==> flow/design.v <==
module rad4_exact(
    input [31:0] x,
    input [10:0] y,
    output [31:0] p
    );
    wire [2:0] sign_factor;
    wire [32:0] PP_2;
    wire [32:0] PP_1;
    wire [32:0] PP_0;
    wire [2:0] tmp1;
    wire [2:0] tmp0;
    assign tmp1 = {y[10],y[10:9]}; 
    assign tmp0 = {y[1:0],1'b0};
    rad4_BE2 PP2_gen(
        .x1(tmp1),
        .y(x),
        .sign_factor(sign_factor[2]),
        .PP(PP_2)
        );
    rad4_BE2 PP1_gen(
        .x1(y[3:1]),
        .y(x),
        .sign_factor(sign_factor[1]),
        .PP(PP_1)
        );
    rad4_BE2 PP0_gen(
        .x1(tmp0),
        .y(x),
        .sign_factor(sign_factor[0]),
        .PP(PP_0)
        );
    PP_add2 Final(
        .sign_factor(sign_factor),
        .PP_2(PP_2),
        .PP_1(PP_1),
        .PP_0(PP_0),
        .p(p)
        );
endmodule
module rad4_BE2(
    input [2:0] x1,
    input [31:0] y,
    output sign_factor,
    output [32:0] PP
    );
    wire one, two, sign;
    code2 encode2_block(
        .one(one),
        .two(two),
        .sign(sign),
        .y2(x1[2]),
        .y1(x1[1]),
        .y0(x1[0])
        );
    wire [32:0] tmp1_pp; 
    assign tmp1_pp = {y[31],y};  
    wire [33:0] out1;
    assign out1[0] = sign;
    genvar i;
    generate
        for ( i = 0; i < 33; i = i+1 )
            begin : pp_rad4_first 
            product2 pp_pr(tmp1_pp[i],out1[i],one,two,sign,PP[i],out1[i+1]);
            end
    endgenerate
    assign sign_factor = sign;
endmodule
module code2(one,two,sign,y2,y1,y0);  
	input y2,y1,y0;                     
	output one,two,sign;                
	wire [1:0]k;                        
	xor x1(one,y0,y1);                  
	xor x2(k[1],y2,y1);                 
	not n1(k[0],one);                   
	and a1(two,k[0],k[1]);              
	assign sign=y2;                     
endmodule   
module product2(x1,x0,one,two,sign,p,i);
	input x1,x0,sign,one,two;
	output p,i;
	wire [1:0] k;
	xor xo1(i,x1,sign);
	and a1(k[1],i,one);
	and a0(k[0],x0,two);
	or o1(p,k[1],k[0]);
endmodule
module sgn_gen2(one,two,sign,sign_factor);
    input sign,one,two;
    output sign_factor;
    wire k;
    or o1(k,one,two);
    and a1(sign_factor,sign,k);
endmodule
module PP_add2(
    input [2:0] sign_factor,
    input [32:0] PP_2,
    input [32:0] PP_1,
    input [32:0] PP_0,
    output [31:0] p
    );
    wire [2:0] E_MSB;
    assign E_MSB[0] = ~ PP_0[32];
    assign E_MSB[1] = ~ PP_1[32];
    assign E_MSB[2] = ~ PP_2[32];
    wire [36:0] sum00_FA;
    wire [36:0] carry00_FA;
    wire [36:0] tmp001_FA;
    wire [36:0] tmp002_FA;
    wire [36:0] tmp003_FA;
    assign tmp001_FA = {E_MSB[0],{3{PP_0[32]}},PP_0};
    assign tmp002_FA = {E_MSB[1],PP_1[32],PP_1,sign_factor[2],sign_factor[0]};
    assign tmp003_FA = {PP_2[26:0],{7{sign_factor[2]}},sign_factor[2],{2{sign_factor[2]}}};
    genvar i001;
    generate
        for (i001 = 0; i001 < 37; i001 = i001 + 1)
            begin : pp_FAd200
            FAd2 pp_FAd2(tmp001_FA[i001],tmp002_FA[i001], tmp003_FA[i001], carry00_FA[i001],sum00_FA[i001]);
            end
    endgenerate
    wire [4:0] sum00_HA;
    wire [4:0] carry00_HA;
    wire [4:0] tmp001_HA;
    wire [4:0] tmp002_HA;
    assign tmp001_HA = {5{1'b1}};
    assign tmp002_HA = {PP_2[31:27]};
    genvar i002;
    generate
        for (i002 = 0; i002 < 5; i002 = i002 + 1)
            begin : pp_HAd200
            HAd2 pp_HAd2(tmp001_HA[i002],tmp002_HA[i002],carry00_HA[i002],sum00_HA[i002]);
            end
    endgenerate
    wire [41:0] tmp_sum;
    wire [41:0] tmp_add1;
    wire [41:0] tmp_add2;
    assign tmp_add1 = {sum00_HA[5:0],sum00_FA};
    assign tmp_add2 = {carry00_HA[4:0],carry00_FA,sign_factor[2]}; 
    assign tmp_sum = tmp_add1 + tmp_add2;
    assign p = tmp_sum[41:10];
endmodule
module FAd2(a,b,c,cy,sm);
	input a,b,c;
	output cy,sm;
	wire x,y,z;
	xor x1(x,a,b);
	xor x2(sm,x,c);
	and a1(y,a,b);
	and a2(z,x,c);
	or o1(cy,y,z);
endmodule 
module HAd2(a,b,cy,sm);
	input a,b;
	output cy,sm;
	xor x1(sm,a,b);
	and a1(cy,a,b);
endmodule 
module rad4_odd(
    input [31:0] x,
    input [10:0] y,
    output [31:0] p
    );
    wire [2:0] sign_factor;
    wire [32:0] PP_2;
    wire [32:0] PP_1;
    wire [32:0] PP_0;
    wire [2:0] tmp;
    assign tmp = {y[6:5],1'b0};
    rad4_BE PP2_gen(
        .x1(y[10:8]),
        .y(x),
        .sign_factor(sign_factor[2]),
        .PP(PP_2)
        );
    rad4_BE PP1_gen(
        .x1(y[4:2]),
        .y(x),
        .sign_factor(sign_factor[1]),
        .PP(PP_1)
        );
    rad4_BE PP0_gen(
        .x1(y[2:0]),
        .y(x),
        .sign_factor(sign_factor[0]),
        .PP(PP_0)
        );
    PP_add Final(
        .sign_factor(sign_factor),
        .PP_2(PP_2),
        .PP_1(PP_1),
        .PP_0(PP_0),
        .p(p)
        );
endmodule
module rad4_BE(
    input [2:0] x1,
    input [31:0] y,
    output sign_factor,
    output [32:0] PP
    );
    wire one, two, sign;
    code encode_block(
        .one(one),
        .two(two),
        .sign(sign),
        .y2(x1[2]),
        .y1(x1[1]),
        .y0(x1[0])
        );
    wire [32:0] tmp1_pp; 
    assign tmp1_pp = {y[31],y};  
    wire [33:0] out1;
    assign out1[0] = sign;
    genvar i;
    generate
        for ( i = 0; i < 33; i = i+1 )
            begin : pp_rad4_first 
            product pp_pr(tmp1_pp[i],out1[i],one,two,sign,PP[i],out1[i+1]);
            end
    endgenerate
    sgn_gen sign_gen(one,two,sign,sign_factor);
endmodule
module code(one,two,sign,y2,y1,y0);  
	input y2,y1,y0;                     
	output one,two,sign;                
	wire [1:0]k;                        
	xor x1(one,y0,y1);                  
	xor x2(k[1],y2,y1);                 
	not n1(k[0],one);                   
	and a1(two,k[0],k[1]);              
	assign sign=y2;                     
endmodule   
module product(x1,x0,one,two,sign,p,i);
	input x1,x0,sign,one,two;
	output p,i;
	wire [1:0] k;
	xor xo1(i,x1,sign);
	and a1(k[1],i,one);
	and a0(k[0],x0,two);
	or o1(p,k[1],k[0]);
endmodule
module sgn_gen(one,two,sign,sign_factor);
    input sign,one,two;
    output sign_factor;
    wire k;
    or o1(k,one,two);
    and a1(sign_factor,sign,k);
endmodule
module PP_add(
    input [2:0] sign_factor,
    input [32:0] PP_2,
    input [32:0] PP_1,
    input [32:0] PP_0,
    output [31:0] p
    );
    wire [2:0] E_MSB;
    assign E_MSB[0] = ~ PP_0[32];
    assign E_MSB[1] = ~ PP_1[32];
    assign E_MSB[2] = ~ PP_2[32];
    wire [36:0] sum00_FA;
    wire [36:0] carry00_FA;
    wire [36:0] tmp001_FA;
    wire [36:0] tmp002_FA;
    wire [36:0] tmp003_FA;
    assign tmp001_FA = {E_MSB[0],{3{PP_0[32]}},PP_0};
    assign tmp002_FA = {E_MSB[1],PP_1[32],PP_1,sign_factor[2],sign_factor[0]};
    assign tmp003_FA = {PP_2[28:0],{5{sign_factor[2]}},sign_factor[2],{2{sign_factor[2]}}};
    genvar i001;
    generate
        for (i001 = 0; i001 < 37; i001 = i001 + 1)
            begin : pp_fad00
            FAd pp_fad(tmp001_FA[i001],tmp002_FA[i001], tmp003_FA[i001], carry00_FA[i001],sum00_FA[i001]);
            end
    endgenerate
    wire [4:0] sum00_HA;
    wire [4:0] carry00_HA;
    wire [4:0] tmp001_HA;
    wire [4:0] tmp002_HA;
    assign tmp001_HA = {5{1'b1}};
    assign tmp002_HA = {PP_2[32],PP_2[32:29]};
    genvar i002;
    generate
        for (i002 = 0; i002 < 5; i002 = i002 + 1)
            begin : pp_had00
            HAd pp_had(tmp001_HA[i002],tmp002_HA[i002],carry00_HA[i002],sum00_HA[i002]);
            end
    endgenerate
    wire [41:0] tmp_sum;
    wire [41:0] tmp_add1;
    wire [41:0] tmp_add2;
    assign tmp_add1 = {sum00_HA[4:0],sum00_FA,1'b0};  
    assign tmp_add2 = {carry00_HA[3:0],carry00_FA,1'b0,1'b0};  
    assign tmp_sum = tmp_add1 + tmp_add2;
    assign p = tmp_sum[41:10];
endmodule
module FAd(a,b,c,cy,sm);
	input a,b,c;
	output cy,sm;
	wire x,y,z;
	xor x1(x,a,b);
	xor x2(sm,x,c);
	and a1(y,a,b);
	and a2(z,x,c);
	or o1(cy,y,z);
endmodule 
module HAd(a,b,cy,sm);
	input a,b;
	output cy,sm;
	xor x1(sm,a,b);
	and a1(cy,a,b);
endmodule 
module rad4_odd_trunc(
    input [31:0] x,
    input [10:0] y,
    output [31:0] p
    );
    wire [2:0] sign_factor;
    wire [32:0] PP_2;
    wire [32:0] PP_1;
    wire [32:0] PP_0;
    wire [2:0] tmp;
    assign tmp = {y[6:5],1'b0};
    rad4_BE5 PP2_gen(
        .x1(y[10:8]),
        .y(x),
        .sign_factor(sign_factor[2]),
        .PP(PP_2)
        );
    rad4_BE5 PP1_gen(
        .x1(y[8:6]),
        .y(x),
        .sign_factor(sign_factor[1]),
        .PP(PP_1)
        );
    rad4_BE5 PP0_gen(
        .x1(tmp),
        .y(x),
        .sign_factor(sign_factor[0]),
        .PP(PP_0)
        );
    PP_add5 Final(
        .sign_factor(sign_factor),
        .PP_2(PP_2),
        .PP_1(PP_1),
        .PP_0(PP_0),
        .p(p)
        );
endmodule
module rad4_BE5(
    input [2:0] x1,
    input [31:0] y,
    output sign_factor,
    output [32:0] PP
    );
    wire one, two, sign;
    code5 encode5_block(
        .one(one),
        .two(two),
        .sign(sign),
        .y2(x1[2]),
        .y1(x1[1]),
        .y0(x1[0])
        );
    wire [32:0] tmp1_pp; 
    assign tmp1_pp = {y[31],y};  
    wire [33:0] out1;
    assign out1[0] = sign;
    genvar i;
    generate
        for ( i = 0; i < 33; i = i+1 )
            begin : pp_rad4_first 
            product5 pp_pr(tmp1_pp[i],out1[i],one,two,sign,PP[i],out1[i+1]);
            end
    endgenerate
    sgn_gen5 sign_gen(one,two,sign,sign_factor);
endmodule
module code5(one,two,sign,y2,y1,y0);  
	input y2,y1,y0;                     
	output one,two,sign;                
	wire [1:0]k;                        
	xor x1(one,y0,y1);                  
	xor x2(k[1],y2,y1);                 
	not n1(k[0],one);                   
	and a1(two,k[0],k[1]);              
	assign sign=y2;                     
endmodule   
module product5(x1,x0,one,two,sign,p,i);
	input x1,x0,sign,one,two;
	output p,i;
	wire [1:0] k;
	xor xo1(i,x1,sign);
	and a1(k[1],i,one);
	and a0(k[0],x0,two);
	or o1(p,k[1],k[0]);
endmodule
module sgn_gen5(one,two,sign,sign_factor);
    input sign,one,two;
    output sign_factor;
    wire k;
    or o1(k,one,two);
    and a1(sign_factor,sign,k);
endmodule
module PP_add5(
    input [2:0] sign_factor,
    input [32:0] PP_2,
    input [32:0] PP_1,
    input [32:0] PP_0,
    output [31:0] p
    );
    wire [34:0] sum00_FA;
    wire [34:0] carry00_FA;
    wire [34:0] tmp001_FA;
    wire [34:0] tmp002_FA;
    wire [34:0] tmp003_FA;
    assign tmp001_FA = {{5{PP_0[32]}},PP_0[32:4],PP_0[2]};
    assign tmp002_FA = {{3{PP_1[32]}},PP_1[32:2],PP_1[0]};
    assign tmp003_FA = {PP_2[32],PP_2,sign_factor[1]};
    genvar i001;
    generate
        for (i001 = 0; i001 < 35; i001 = i001 + 1)
            begin : pp_FAd500
            FAd5 pp_FAd5(tmp001_FA[i001],tmp002_FA[i001], tmp003_FA[i001], carry00_FA[i001],sum00_FA[i001]);
            end
    endgenerate
    wire sum00_HA;
    wire carry00_HA;
    HAd5 pp_HAd500(PP_0[3],PP_1[1],carry00_HA,sum00_HA);
    wire sum10_FA;
    wire carry10_FA;
    FAd5 pp_FAd510(sum00_FA[1],carry00_HA,sign_factor[2],carry10_FA,sum10_FA);
    wire [32:0] sum10_HA;
    wire [32:0] carry10_HA;
    wire [32:0] tmp011_HA;
    wire [32:0] tmp012_HA;
    assign tmp011_HA = {sum00_FA[34:2]};
    assign tmp012_HA = {carry00_FA[33:1]};
    genvar i002;
    generate
        for (i002 = 0; i002 < 33; i002 = i002 + 1)
            begin : pp_HAd510
            HAd5 pp_FAd5(tmp011_HA[i002],tmp012_HA[i002], carry10_HA[i002],sum10_HA[i002]);
            end
    endgenerate
    wire [42:0] tmp_sum;
    wire [42:0] tmp_add1;
    wire [42:0] tmp_add2;
    assign tmp_add1 = {sum10_HA,sum10_FA,sum00_HA,sum00_FA[0],PP_0[1:0],5'b0};
    assign tmp_add2 = {carry10_HA[31:0],carry10_FA,1'b0,carry00_FA[0],2'b0,sign_factor[0],5'b0}; 
    assign tmp_sum = tmp_add1 + tmp_add2;
    assign p = {tmp_sum[41:10]};
endmodule
module FAd5(a,b,c,cy,sm);
	input a,b,c;
	output cy,sm;
	wire x,y,z;
	xor x1(x,a,b);
	xor x2(sm,x,c);
	and a1(y,a,b);
	and a2(z,x,c);
	or o1(cy,y,z);
endmodule 
module HAd5(a,b,cy,sm);
	input a,b;
	output cy,sm;
	xor x1(sm,a,b);
	and a1(cy,a,b);
endmodule 
module rad4_odd_trunc1(
    input [31:0] x,
    input [10:0] y,
    output [31:0] p
    );
    wire [2:0] sign_factor;
    wire [32:0] PP_2;
    wire [32:0] PP_1;
    wire [32:0] PP_0;
    wire [2:0] tmp;
    assign tmp = {y[6:5],1'b0};
    rad4_BE4 PP2_gen(
        .x1(y[10:8]),
        .y(x),
        .sign_factor(sign_factor[2]),
        .PP(PP_2)
        );
    rad4_BE4 PP1_gen(
        .x1(y[8:6]),
        .y(x),
        .sign_factor(sign_factor[1]),
        .PP(PP_1)
        );
    rad4_BE4 PP0_gen(
        .x1(tmp),
        .y(x),
        .sign_factor(sign_factor[0]),
        .PP(PP_0)
        );
    PP_add4 Final(
        .sign_factor(sign_factor),
        .PP_2(PP_2),
        .PP_1(PP_1),
        .PP_0(PP_0),
        .p(p)
        );
endmodule
module rad4_BE4(
    input [2:0] x1,
    input [31:0] y,
    output sign_factor,
    output [32:0] PP
    );
    wire one, two, sign;
    code4 encode4_block(
        .one(one),
        .two(two),
        .sign(sign),
        .y2(x1[2]),
        .y1(x1[1]),
        .y0(x1[0])
        );
    wire [32:0] tmp1_pp; 
    assign tmp1_pp = {y[31],y};  
    wire [33:0] out1;
    assign out1[0] = sign;
    genvar i;
    generate
        for ( i = 0; i < 33; i = i+1 )
            begin : pp_rad4_first 
            product4 pp_pr(tmp1_pp[i],out1[i],one,two,sign,PP[i],out1[i+1]);
            end
    endgenerate
    sgn_gen4 sign_gen(one,two,sign,sign_factor);
endmodule
module code4(one,two,sign,y2,y1,y0);  
	input y2,y1,y0;                     
	output one,two,sign;                
	wire [1:0]k;                        
	xor x1(one,y0,y1);                  
	xor x2(k[1],y2,y1);                 
	not n1(k[0],one);                   
	and a1(two,k[0],k[1]);              
	assign sign=y2;                     
endmodule   
module product4(x1,x0,one,two,sign,p,i);
	input x1,x0,sign,one,two;
	output p,i;
	wire [1:0] k;
	xor xo1(i,x1,sign);
	and a1(k[1],i,one);
	and a0(k[0],x0,two);
	or o1(p,k[1],k[0]);
endmodule
module sgn_gen4(one,two,sign,sign_factor);
    input sign,one,two;
    output sign_factor;
    wire k;
    or o1(k,one,two);
    and a1(sign_factor,sign,k);
endmodule
module PP_add4(
    input [2:0] sign_factor,
    input [32:0] PP_2,
    input [32:0] PP_1,
    input [32:0] PP_0,
    output [31:0] p
    );
    wire [34:0] sum00_FA;
    wire [34:0] carry00_FA;
    wire [34:0] tmp001_FA;
    wire [34:0] tmp002_FA;
    wire [34:0] tmp003_FA;
    assign tmp001_FA = {{5{PP_0[32]}},PP_0[32:4],PP_0[2]};
    assign tmp002_FA = {{3{PP_1[32]}},PP_1[32:2],PP_1[0]};
    assign tmp003_FA = {PP_2[32],PP_2,sign_factor[1]};
    genvar i001;
    generate
        for (i001 = 0; i001 < 35; i001 = i001 + 1)
            begin : pp_FAd400
            FAd4 pp_FAd4(tmp001_FA[i001],tmp002_FA[i001], tmp003_FA[i001], carry00_FA[i001],sum00_FA[i001]);
            end
    endgenerate
    wire sum00_HA;
    wire carry00_HA;
    HAd4 pp_HAd400(PP_0[3],PP_1[1],carry00_HA,sum00_HA);
    wire sum10_FA;
    wire carry10_FA;
    FAd4 pp_FAd410(sum00_FA[1],carry00_HA,sign_factor[2],carry10_FA,sum10_FA);
    wire [32:0] sum10_HA;
    wire [32:0] carry10_HA;
    wire [32:0] tmp011_HA;
    wire [32:0] tmp012_HA;
    assign tmp011_HA = {sum00_FA[34:2]};
    assign tmp012_HA = {carry00_FA[33:1]};
    genvar i002;
    generate
        for (i002 = 0; i002 < 33; i002 = i002 + 1)
            begin : pp_HAd410
            HAd4 pp_FAd4(tmp011_HA[i002],tmp012_HA[i002], carry10_HA[i002],sum10_HA[i002]);
            end
    endgenerate
    wire [42:0] tmp_sum;
    wire [42:0] tmp_add1;
    wire [42:0] tmp_add2;
    assign tmp_add1 = {sum10_HA,sum10_FA,sum00_HA,sum00_FA[0],PP_0[1:0],5'b0};
    assign tmp_add2 = {carry10_HA[31:0],carry10_FA,1'b0,carry00_FA[0],2'b0,sign_factor[0],5'b0}; 
    assign tmp_sum = tmp_add1 + tmp_add2;
    assign p = {tmp_sum[41:10]};
endmodule
module FAd4(a,b,c,cy,sm);
	input a,b,c;
	output cy,sm;
	wire x,y,z;
	xor x1(x,a,b);
	xor x2(sm,x,c);
	and a1(y,a,b);
	and a2(z,x,c);
	or o1(cy,y,z);
endmodule 
module HAd4(a,b,cy,sm);
	input a,b;
	output cy,sm;
	xor x1(sm,a,b);
	and a1(cy,a,b);
endmodule 
module fos_exact_v1(
    input [31:0] x_in,
    input [10:0] a1,
    input clk,
    input reset,
    output [31:0] y_out);
    wire signed [31:0] Data_feedforward;
    wire signed [31:0] Data_feedback;
    wire signed [31:0] sum0;
    reg signed  [31:0] Samples_in1; 
    reg signed  [31:0] Samples_in2; 
    reg signed  [31:0] Samples_out; 
    assign Data_feedforward = {Samples_in2}; 
    assign y_out = Samples_in1 - Data_feedforward - Data_feedback; 
    rad4_odd_trunc mult(Samples_out,a1,Data_feedback);
   always @ (posedge clk) 
   if(reset == 1) begin
         Samples_in1 <= 0; 
         Samples_in2 <= 0; 
         Samples_out <= 0; 
      end 
   else begin 
      Samples_in1 <= x_in; 
      Samples_in2 <= Samples_in1; 
      Samples_out <= y_out; 
   end 
endmodule
module fos_exact_v2(
    input [31:0] x_in,
    input [10:0] a1,
    input clk,
    input reset,
    output [31:0] y_out);
    wire signed [31:0] Data_feedforward;
    wire signed [31:0] Data_feedback;
    wire signed [31:0] sum0;
    reg signed  [31:0] Samples_in1; 
    reg signed  [31:0] Samples_in2; 
    reg signed  [31:0] Samples_out; 
    assign Data_feedforward = {Samples_in2}; 
    assign y_out = Samples_in1 - Data_feedforward - Data_feedback; 
    rad4_exact mult(Samples_out,a1,Data_feedback);
   always @ (posedge clk) 
   if(reset == 1) begin
         Samples_in1 <= 0; 
         Samples_in2 <= 0; 
         Samples_out <= 0; 
      end 
   else begin 
      Samples_in1 <= x_in; 
      Samples_in2 <= Samples_in1; 
      Samples_out <= y_out; 
   end 
endmodule
module fos_exact_v3(
    input [31:0] x_in,
    input [10:0] a1,
    input [10:0] b1,
    input clk,
    input reset,
    output [31:0] y_out);
    wire signed [31:0] Data_feedforward;
    wire signed [31:0] Data_feedback;
    wire signed [31:0] sum0;
    reg signed  [31:0] Samples_in1; 
    reg signed  [31:0] Samples_in2; 
    reg signed  [31:0] Samples_out; 
    assign y_out = Samples_in1 + Data_feedforward - Data_feedback; 
    rad4_odd_trunc1 mult(Samples_out,a1,Data_feedback);
    rad4_odd_trunc1 mult1(Samples_in2,b1,Data_feedforward);                     
   always @ (posedge clk) 
   if(reset == 1) begin
         Samples_in1 <= 0; 
         Samples_in2 <= 0; 
         Samples_out <= 0; 
      end 
   else begin 
      Samples_in1 <= x_in; 
      Samples_in2 <= Samples_in1; 
      Samples_out <= y_out; 
   end 
endmodule
module fos_exact_v4(
    input [31:0] x_in,
    input [10:0] a1,
    input clk,
    input reset,
    output [31:0] y_out);
    wire signed [31:0] Data_feedforward;
    wire signed [31:0] Data_feedback;
    wire signed [31:0] sum0;
    reg signed  [31:0] Samples_in1; 
    reg signed  [31:0] Samples_in2; 
    reg signed  [31:0] Samples_out; 
    assign y_out = Samples_in1 - Data_feedback; 
    rad4_odd mult(Samples_out,a1,Data_feedback);
   always @ (posedge clk) 
   if(reset == 1) begin
         Samples_in1 <= 0; 
         Samples_in2 <= 0; 
         Samples_out <= 0; 
      end 
   else begin 
      Samples_in1 <= x_in; 
      Samples_in2 <= Samples_in1; 
      Samples_out <= y_out; 
   end 
endmodule
`timescale 1ns / 10ps
module a_filter_approx(
    input [31:0] x_in,
    input clk,
    input [5:0] reset,
    output [31:0] y_out);
    wire [10:0] a1_1;
    wire [10:0] a1_2;
    wire [10:0] a1_3;
    wire [10:0] a1_4;
    wire [10:0] b1;
    assign a1_1 = -11'sd192;
    assign a1_2 = -11'sd1021;
    assign a1_3 = -11'sd928;
    assign a1_4 = -11'sd1010;
    assign b1 = 11'sd307;
    wire [31:0] y_1;
    wire [31:0] y_2;
    wire [31:0] y_3;
    wire [31:0] y_4;
    wire [31:0] y_5;
    fos_exact_v4 first_stage(x_in,a1_4,clk,reset[0],y_1);
    fos_exact_v3 second_stage(y_1,a1_3,b1,clk,reset[1],y_2);
    fos_exact_v2 third_stage(y_2,a1_2,clk,reset[2],y_3);
    fos_exact_v2 fourth_stage(y_3,a1_2,clk,reset[3],y_4);
    fos_exact_v1 fifth_stage(y_4,a1_1,clk,reset[4],y_5);
    fos_exact_v1 sixth_stage(y_5,a1_1,clk,reset[5],y_out);
endmodule
* Step by step through the tools: a_filter_approx
What the tools print for a_filter_approx, step after step. Lines are those of the file above, counted from 1. Library cell names are shortened. Not given: -
Inputs: top a_filter_approx, clock clk, cell library sky130hd, library corner tt_025C_1v80

* Elaborated design
Source: Yosys, flattened and elaborated, memories not mapped. Widths are those after wreduce; folded enables and synchronous resets count as part of the registers. Registers that Yosys merges into a memory's read port (data or address) are not register bits. Print and check cells do not count. Equal cells are merged and count once.
Cells by class: add/sub/neg operators 18, bitwise gates (word level) 1381
Operators with widths (number):
- 1-bit XOR | 492
- 1-bit AND | 484
- 32-bit subtractor | 8
- 1-bit inverter | 250
- 42-bit adder | 5
- 1-bit OR | 155
- 40-bit by 40-bit adder with 41-bit output | 2
- 32-bit by 31-bit subtractor with 32-bit output | 2
- 32-bit adder | 1
Word-level totals: register bits 544, bits of input ports 39, output and inout port bits 32, word-level cells 1416

* Longest topological paths
Longest topological path by Yosys (ltp), each cell counted once; first at word level (registers and memories cut), then after technology mapping (sequential cells cut; the memories' decode and read muxes count).
Logic depth: depth in word-level cells 8, ABC_AREA 1, gate-level depth with buffers 32, depth with buffers taken out 32

* After synthesis
The flow's flattened synthesis, as Yosys stat reports it; memories are mapped. The netlist is that of the ABC_AREA named above (0 if unset); the other value can give another one.
Cells by type:
- dfxtp_1 | number 544, total area 1.09E+04 sq um
- ha_1 | number 650, total area 8132.8 sq um
- fa_1 | number 287, total area 5745.51 sq um
- inv_1 | number 1507, total area 5.66E+03 sq um
- nor2_1 | number 1046, total area 3.93E+03 sq um
- nand2_1 | number 990, total area 3.72E+03 sq um
- a21oi_1 | number 479, total area 2.4E+03 sq um
- xor2_1 | number 221, total area 1.94E+03 sq um
- xnor2_1 | number 161, total area 1.41E+03 sq um
- o21ai_0 | number 235, total area 1.18E+03 sq um
- nand3_1 | number 185, total area 925.888 sq um
- a21o_1 | number 65, total area 487.968 sq um
- o21bai_1 | number 57, total area 427.91 sq um
- a31oi_1 | number 54, total area 337.824 sq um
- nand4_1 | number 54, total area 337.824 sq um
- nor3_1 | number 64, total area 320.307 sq um
- nand2_2 | number 42, total area 262.752 sq um
- clkbuf_1 | number 56, total area 210.202 sq um
Not listed: further types 42, cells in them 297.
Synthesis totals: standard cells after synthesis 6994, synthesis area 50588.5 sq um, sequential part of the area 10890.4 sq um, flip-flop cells 544, buffer cells 62

* Path before layout
Source: OpenSTA report_checks on the synthesized netlist (no wires, ideal clock, input and output delay 20% of the period each), path of least setup slack; recovery checks are left aside. Register names are those of the netlist, which keeps one name where synthesis merged equal registers.
Timing after synthesis: path kind reg-to-output, from register sixth_stage.Samples_out[16], to output port y_out[29], clock period 10.0 ns, output delay 2.000 ns, launch time at the first pin 0.000 ns, data arrival time 4.167 ns, data required time 8.000 ns, path slack 3.833 ns, delay of the path 4.167 ns, stages on the path 25, path buffers 0, synthesis period reached 6.167 ns
"delay of the path" = arrival - input delay + setup time. A path that ends at an output port has no setup time. "stages on the path": output pins that drive a net of the path, with the launching flip-flop's if there is one; two outputs of one cell count as two. "synthesis period reached" = period - worst setup slack (recovery checks aside). The figure is calculated, with input and output delays left at 20% of the set period. The rows between start and end are the longest chain of elaborated cells between them; the timing report does not say that the signal goes this way. Where chains are equally long, one stands for them. Each line given opens the expression or statement behind the cell; cells for indexed reads and writes are added by Yosys, which also makes memories of some case tables.
Between the ends, after synthesis: cells stage by stage dfxtp_1 -> inv_1 -> ha_1 -> ha_1 -> ha_1 -> a21oi_1 -> inv_1 -> a31oi_1 -> o21ai_1 -> or2_1 -> a21oi_2 -> o21ai_1 -> xor2_1 -> fa_1 -> inv_1 -> ha_1 -> nand2_1 -> nor2_1 -> inv_1 -> o21ai_0 -> a21oi_1 -> nand2_1 -> a21oi_1 -> xor2_1 -> inv_1, length of the longest elaborated chain 5, elaborated cells between the ends (all ways) 13, source lines of those cells 6, those cells by class 2 x add/sub; 11 x logic
Ends and longest elaborated chain, after synthesis:
- from (decl) | line 634 | reg signed  [31:0] Samples_out;
- from (assign) | line 642 | Samples_out <= 0;
- from (assign) | line 647 | Samples_out <= y_out;
- 1-bit inverter
- 1-bit XOR | line 455 | xor x1(x,a,b);
- 1-bit XOR | line 464 | xor x1(sm,a,b);
- 40-bit by 40-bit adder with 41-bit output | line 448 | assign tmp_sum = tmp_add1 + tmp_add2;
- 32-bit by 31-bit subtractor with 32-bit output | line 636 | assign y_out = Samples_in1 - Data_feedforward - Data_feedback;
- to (decl) | line 736 | output [31:0] y_out);

* Timing after layout
Path of least setup slack in the final report of run A (OpenROAD, finished layout, wires in). Where an end is a register, its clock arrival counts in the times.
Timing post-layout: path kind reg-to-output, from register sixth_stage.Samples_out[16], to output port y_out[31], clock period 12.3 ns, output delay 2.46 ns, launch time at the first pin 0.61 ns, data arrival time 6.39 ns, data required time 9.84 ns, path slack 3.45 ns, stages on the path 24, path buffers 1
The rows between start and end are the longest chain of elaborated cells between them; the timing report does not say that the signal goes this way. Where chains are equally long, one stands for them.
Between the ends, post-layout: cells stage by stage dfxtp_1 -> inv_1 -> ha_1 -> ha_1 -> ha_1 -> a21oi_1 -> inv_1 -> a31oi_1 -> o21ai_1 -> or2_1 -> a21oi_2 -> xnor2_1 -> fa_1 -> inv_1 -> ha_1 -> nand2_1 -> nor4_1 -> nand2_1 -> nand2_1 -> a21oi_1 -> nand3_1 -> nand2_1 -> inv_1 -> clkdlybuf4s50_1, length of the longest elaborated chain 5, elaborated cells between the ends (all ways) 13, source lines of those cells 6, those cells by class 2 x add/sub; 11 x logic
Ends and longest elaborated chain, post-layout:
- from (decl) | line 634 | reg signed  [31:0] Samples_out;
- from (assign) | line 642 | Samples_out <= 0;
- from (assign) | line 647 | Samples_out <= y_out;
- 1-bit inverter
- 1-bit XOR | line 455 | xor x1(x,a,b);
- 1-bit XOR | line 464 | xor x1(sm,a,b);
- 40-bit by 40-bit adder with 41-bit output | line 448 | assign tmp_sum = tmp_add1 + tmp_add2;
- 32-bit by 31-bit subtractor with 32-bit output | line 636 | assign y_out = Samples_in1 - Data_feedforward - Data_feedback;
- to (decl) | line 736 | output [31:0] y_out);

# Flow runs of a_filter_approx

Below are 3 stored runs of the flow (Yosys, OpenROAD; platform sky130hd) on a_filter_approx, each with its settings and what was measured, unordered. Constraints: input delay and output delay 20% of the set period each, output load 0.01 pF.
"time of the worst setup path" is the time allowed to the run's worst setup path (the clock period less input and output delay, where it has them) less its slack. Clock arrival times count: a late capture clock shortens it, a late launch clock lengthens it.

* Run A | settings: ABC_AREA 1; CELL_PAD_IN_SITES_DETAIL_PLACEMENT 1; CELL_PAD_IN_SITES_GLOBAL_PLACEMENT 2; CORE_ASPECT_RATIO 1.36; CORE_MARGIN 4; CORE_UTILIZATION 48; CTS_CLUSTER_DIAMETER 146; CTS_CLUSTER_SIZE 76; GPL_TIMING_DRIVEN 1; MIN_ROUTING_LAYER met2; PLACE_DENSITY_LB_ADDON 0.09; SLEW_MARGIN 0; period_ns 12.3; CAP_MARGIN 20 | results: total negative slack 0.000 ns; smallest hold slack 0.459 ns; time of the worst setup path 6.39 ns; critical path kind reg-to-output; worst slack on setup checks 3.453 ns; standard-cell area of the final layout 53477.5 sq um; synthesis area 50588.5 sq um; die area 110713.0 sq um
* Run B | settings: CAP_MARGIN 25; CTS_CLUSTER_DIAMETER 386; GPL_ROUTABILITY_DRIVEN 0; GPL_TIMING_DRIVEN 0; MIN_ROUTING_LAYER met2; TNS_END_PERCENT 65; period_ns 14.5; CORE_MARGIN 2; CORE_UTILIZATION 40; SLEW_MARGIN 20 | results: synthesis area 43758.2 sq um; smallest hold slack 0.453 ns; time of the worst setup path 7.35 ns; critical path kind reg-to-output; total negative slack 0.000 ns; die area 112058.0 sq um; worst slack on setup checks 4.252 ns; standard-cell area of the final layout 48550.3 sq um
* Run C | settings: ABC_AREA 1; CELL_PAD_IN_SITES_DETAIL_PLACEMENT 1; CELL_PAD_IN_SITES_GLOBAL_PLACEMENT 3; CORE_ASPECT_RATIO 0.51; CORE_MARGIN 4; CORE_UTILIZATION 34; CTS_CLUSTER_DIAMETER 146; CTS_CLUSTER_SIZE 76; GPL_TIMING_DRIVEN 1; MIN_ROUTING_LAYER met2; SLEW_MARGIN 0; period_ns 10.0; CAP_MARGIN 20 | stopped before the end: routing reported GRT-0116
